==> flow/design.v <==
`timescale 1ns/100ps
module mult_stage( input clock, reset, start, nuke, 
		   input [63:0] product_in, mplier_in, mcand_in,
		   output logic done,
		   output logic [63:0] product_out, mplier_out, mcand_out
		  );
	logic [63:0] prod_in_reg, partial_prod_reg;
	logic [63:0] partial_product, next_mplier, next_mcand;
	assign product_out = prod_in_reg + partial_prod_reg;
	assign partial_product = mplier_in[7:0] * mcand_in;
	assign next_mplier = {8'b0,mplier_in[63:8]};
	assign next_mcand = {mcand_in[55:0],8'b0};
	always_ff @(posedge clock) begin
		prod_in_reg      <= product_in;
		partial_prod_reg <= partial_product;
		mplier_out       <= next_mplier;
		mcand_out        <= next_mcand;
	end
	always_ff @(posedge clock) begin
		if(reset)
			done <= 1'b0;
		else if(nuke)
			done <= 1'b0;
		else
			done <= start;
	end
endmodule
`timescale 1ns/100ps
module mult(	input clock, reset, nuke, 
		input [63:0] mcand, mplier,
		input start,
		output [63:0] product,
		output done
	   );
  	logic [63:0] mcand_out, mplier_out;
  	logic [(7*64)-1:0] internal_products, internal_mcands, internal_mpliers;
  	logic [6:0] internal_dones;
	mult_stage mstage [7:0]  (
		.clock(clock),
		.reset(reset),
		.nuke(nuke), 
		.product_in({internal_products,64'h0}),
		.mplier_in({internal_mpliers,mplier}),
		.mcand_in({internal_mcands,mcand}),
		.start({internal_dones,start}),
		.product_out({product,internal_products}),
		.mplier_out({mplier_out,internal_mpliers}),
		.mcand_out({mcand_out,internal_mcands}),
		.done({done,internal_dones})
	);
endmodule
From RTL to reports: mult
The steps from the RTL of mult to its reports follow in flow order.
Line numbers count from 1 in the design file above.
Library cell names are shortened.
Not given: -

set-up
  top module = mult
  clock input = clock
  cell library = sky130hd
  timing corner = tt_025C_1v80

Word level
Yosys after proc, flatten, opt, wreduce and memory -nomap, before mapping. Enables and synchronous resets that opt folds into registers are not counted as muxes. Memory bits, and registers merged into a memory's read port (data or address), are not among the register bits. Print and check cells are not counted. Equal cells are merged and count once.

storage and ports
  register bits after elaboration = 1192
  input port bits = 132
  output and inout port bits = 65
  elaborated cells = 53

operators by class
  add/sub/neg operators = 7
  multipliers = 8
  reductions and logical operators = 1

operators by type and width
  operator                     number
  multiplier 8 x 64 -> 64 bit  1
  adder 64 bit                 7
  multiplier 8 x 56 -> 56 bit  1
  multiplier 8 x 48 -> 48 bit  1
  multiplier 8 x 40 -> 40 bit  1
  multiplier 8 x 32 -> 32 bit  1
  multiplier 8 x 24 -> 24 bit  1
  multiplier 8 x 16 -> 16 bit  1
  multiplier 8 x 8 -> 8 bit    1
  OR reduction 2 bit           1

Longest topological paths
Yosys ltp: most cells in a row. Word level: on the elaborated netlist, between registers, memories and ports. Mapped: between sequential cells and ports; inverters and the memories' decode and read muxes count.

logic depth
  depth in word-level cells = 1
  ABC_AREA = 0
  mapped depth = 23
  mapped depth without buffers = 21

After synthesis
Yosys stat after the flow's synthesis: flattened, memories mapped to cells. It holds for the ABC_AREA given above (unset counts as 0); a run with the other value may have another netlist.
The area totals of this step are shown rounded.

synthesis totals
  standard cells after synthesis = 9442
  mapped area = 94200 sq um
  area of sequential cells = 23900 sq um
  flip-flop cells = 1192
  buffers = 289

cells by type
  type      number  area in all (sq um)
  fa_1      1447    2.9E+04
  dfxtp_1   1192    2.39E+04
  and2_1    1505    9415.28
  ha_1      569     7.12E+03
  inv_1     1262    4.74E+03
  xnor2_1   401     3.51E+03
  nand2_1   768     2.88E+03
  a21oi_1   381     1.91E+03
  a21o_1    232     1741.67
  xor2_1    129     1.13E+03
  o21ai_0   222     1.11E+03
  nor2_1    251     942.154
  clkbuf_1  232     870.835
  o21a_1    67      502.982
  o21bai_1  61      457.939
  nand3_1   90      450.432
  buf_4     56      420.403
  nand2b_1  66      412.896

Not listed: further types 61, cells in them 511.
By module: a second synthesis without flattening, with its own total; a netlist apart from the flattened one above.

second synthesis, totals
  cells (unflattened synthesis) = 19361
  area (unflattened synthesis) = 185000 sq um

Rows give one instance, submodules left out.

by module
  module      times used  cells  area (sq um)  sequential area (sq um)
  mult_stage  8           2420   23100         4820
  mult        1           1      3.8           0.0

Path before layout
Source: OpenSTA report_checks on the synthesized netlist (no wires, ideal clock, input and output delay 20% of the period each), path of least setup slack; recovery checks are left aside. Register names are those of the netlist, which keeps one name where synthesis merged equal registers.

timing path after synthesis
  path kind = input to register
  from = input port mplier[5]
  to = register mstage[0].partial_prod_reg[48]
  period = 7.0 ns
  external input delay = 1.400 ns
  library setup time = 0.125 ns
  launch time at the first pin = 1.400 ns
  arrival = 6.360 ns
  data required time = 6.875 ns
  path slack = 0.516 ns
  path delay = 5.085 ns
  stages = 22
  buffers on the path = 2
  synthesis period reached = 6.484 ns

"path delay" is the arrival time less input delay plus setup time.
"stages": output pins that drive a net of the path, with the launching flip-flop's if there is one; two outputs of one cell count as two.
"synthesis period reached" = period - worst setup slack (recovery checks aside). The figure is calculated, with input and output delays left at 20% of the set period.
Between the ends stands the longest chain of elaborated cells between them, by number of cells; it is not shown to be the way that was timed. Of several equally long chains one is given.
Each line given opens the expression or statement behind the cell; cells for indexed reads and writes are added by Yosys, which also makes memories of some case tables.

on the way, after synthesis
  path through = clkbuf_1 -> clkbuf_1 -> nand2_1 -> fa_1 -> inv_1 -> fa_1 -> fa_1 -> inv_1 -> fa_1 -> inv_1 -> ha_1 -> a2111oi_0 -> o21ai_0 -> a32oi_1 -> o21ai_0 -> a21oi_1 -> o21ai_0 -> o21ai_0 -> o41a_1 -> o21ai_0 -> a21oi_1 -> xnor2_1
  cells in the longest elaborated chain = 1
  elaborated cells on any way between the ends = 1
  RTL lines with such cells = 1
  those cells by class = 1 x mul

ends and longest elaborated chain, after synthesis
  item                         RTL line  source
  from (decl)                  30        input [63:0] mcand, mplier,
  multiplier 8 x 64 -> 64 bit  10
  to (assign)                  15
  to (decl)                    7         logic [63:0] prod_in_reg, partial_prod_reg;

Worst path after layout
Path of least setup slack in the final report of run 1 (OpenROAD, finished layout, wires in). Where an end is a register, its clock arrival counts in the times.

timing path post-layout
  path kind = input to register
  from = input port mplier[7]
  to = register mstage[0].partial_prod_reg[49]
  period = 7.64 ns
  external input delay = 1.53 ns
  library setup time = 0.12 ns
  launch time at the first pin = 1.53 ns
  arrival = 9.00 ns
  data required time = 8.30 ns
  path slack = -0.69 ns
  stages = 21
  buffers on the path = 2

Between the ends stands the longest chain of elaborated cells between them, by number of cells; it is not shown to be the way that was timed. Of several equally long chains one is given.

on the way, post-layout
  path through = clkdlybuf4s50_1 -> clkbuf_1 -> and2_1 -> fa_1 -> fa_1 -> fa_1 -> inv_1 -> fa_1 -> inv_1 -> ha_1 -> and3_1 -> and2_1 -> o2111ai_1 -> o211a_1 -> o21ai_0 -> nand2_1 -> a32oi_1 -> a21oi_1 -> o31ai_1 -> a221oi_1 -> xnor2_1
  cells in the longest elaborated chain = 1
  elaborated cells on any way between the ends = 1
  RTL lines with such cells = 1
  those cells by class = 1 x mul

ends and longest elaborated chain, post-layout
  item                         RTL line  source
  from (decl)                  30        input [63:0] mcand, mplier,
  multiplier 8 x 64 -> 64 bit  10
  to (assign)                  15
  to (decl)                    7         logic [63:0] prod_in_reg, partial_prod_reg;

Top module mult; platform sky130hd; tools Yosys and OpenROAD; 3 stored runs in no particular order. Input and output delays are each 20% of the period that was set; the output load is 0.01 pF.
"total power after layout" is the tool's figure for a default switching activity; nothing was simulated.
Values from the reports are rounded here.
A setting shown as - is not set for that run.

item                                            run 1   run 2   run 3
ABC_AREA                                        0       0       0
CAP_MARGIN                                      5       35      0
CORE_ASPECT_RATIO                               1.29    1.63    0.54
CORE_MARGIN                                     3       2       7
CORE_UTILIZATION                                39      18      18
GPL_TIMING_DRIVEN                               0       0       0
MAX_ROUTING_LAYER                               met4    -       -
PLACE_DENSITY_LB_ADDON                          0.12    -       -
SETUP_SLACK_MARGIN                              -0.72   -       0.16
SLEW_MARGIN                                     25      20      20
TNS_END_PERCENT                                 35      -       80
period_ns                                       7.64    4.87    4.87
CTS_CLUSTER_SIZE                                -       16      19
PLACE_DENSITY                                   -       0.39    -
CTS_CLUSTER_DIAMETER                            -       -       263
GPL_ROUTABILITY_DRIVEN                          -       -       1
HOLD_SLACK_MARGIN                               -       -       0.25
MIN_ROUTING_LAYER                               -       -       met2
final design utilization                        0.438   0.226   0.224
post-route worst hold slack (ns)                0.296   0.289   0.249
final setup TNS (ns)                            -7.76   -43.0   -69.8
total power after layout (uW)                   46800   85100   86700
chip area after synthesis (Yosys) (sq um)       94200   94200   94200
standard-cell area of the final layout (sq um)  105000  118000  116000
die size (sq um)                                247000  529000  545000
setup slack of the critical path (ns)           -0.693  -0.808  -1.17
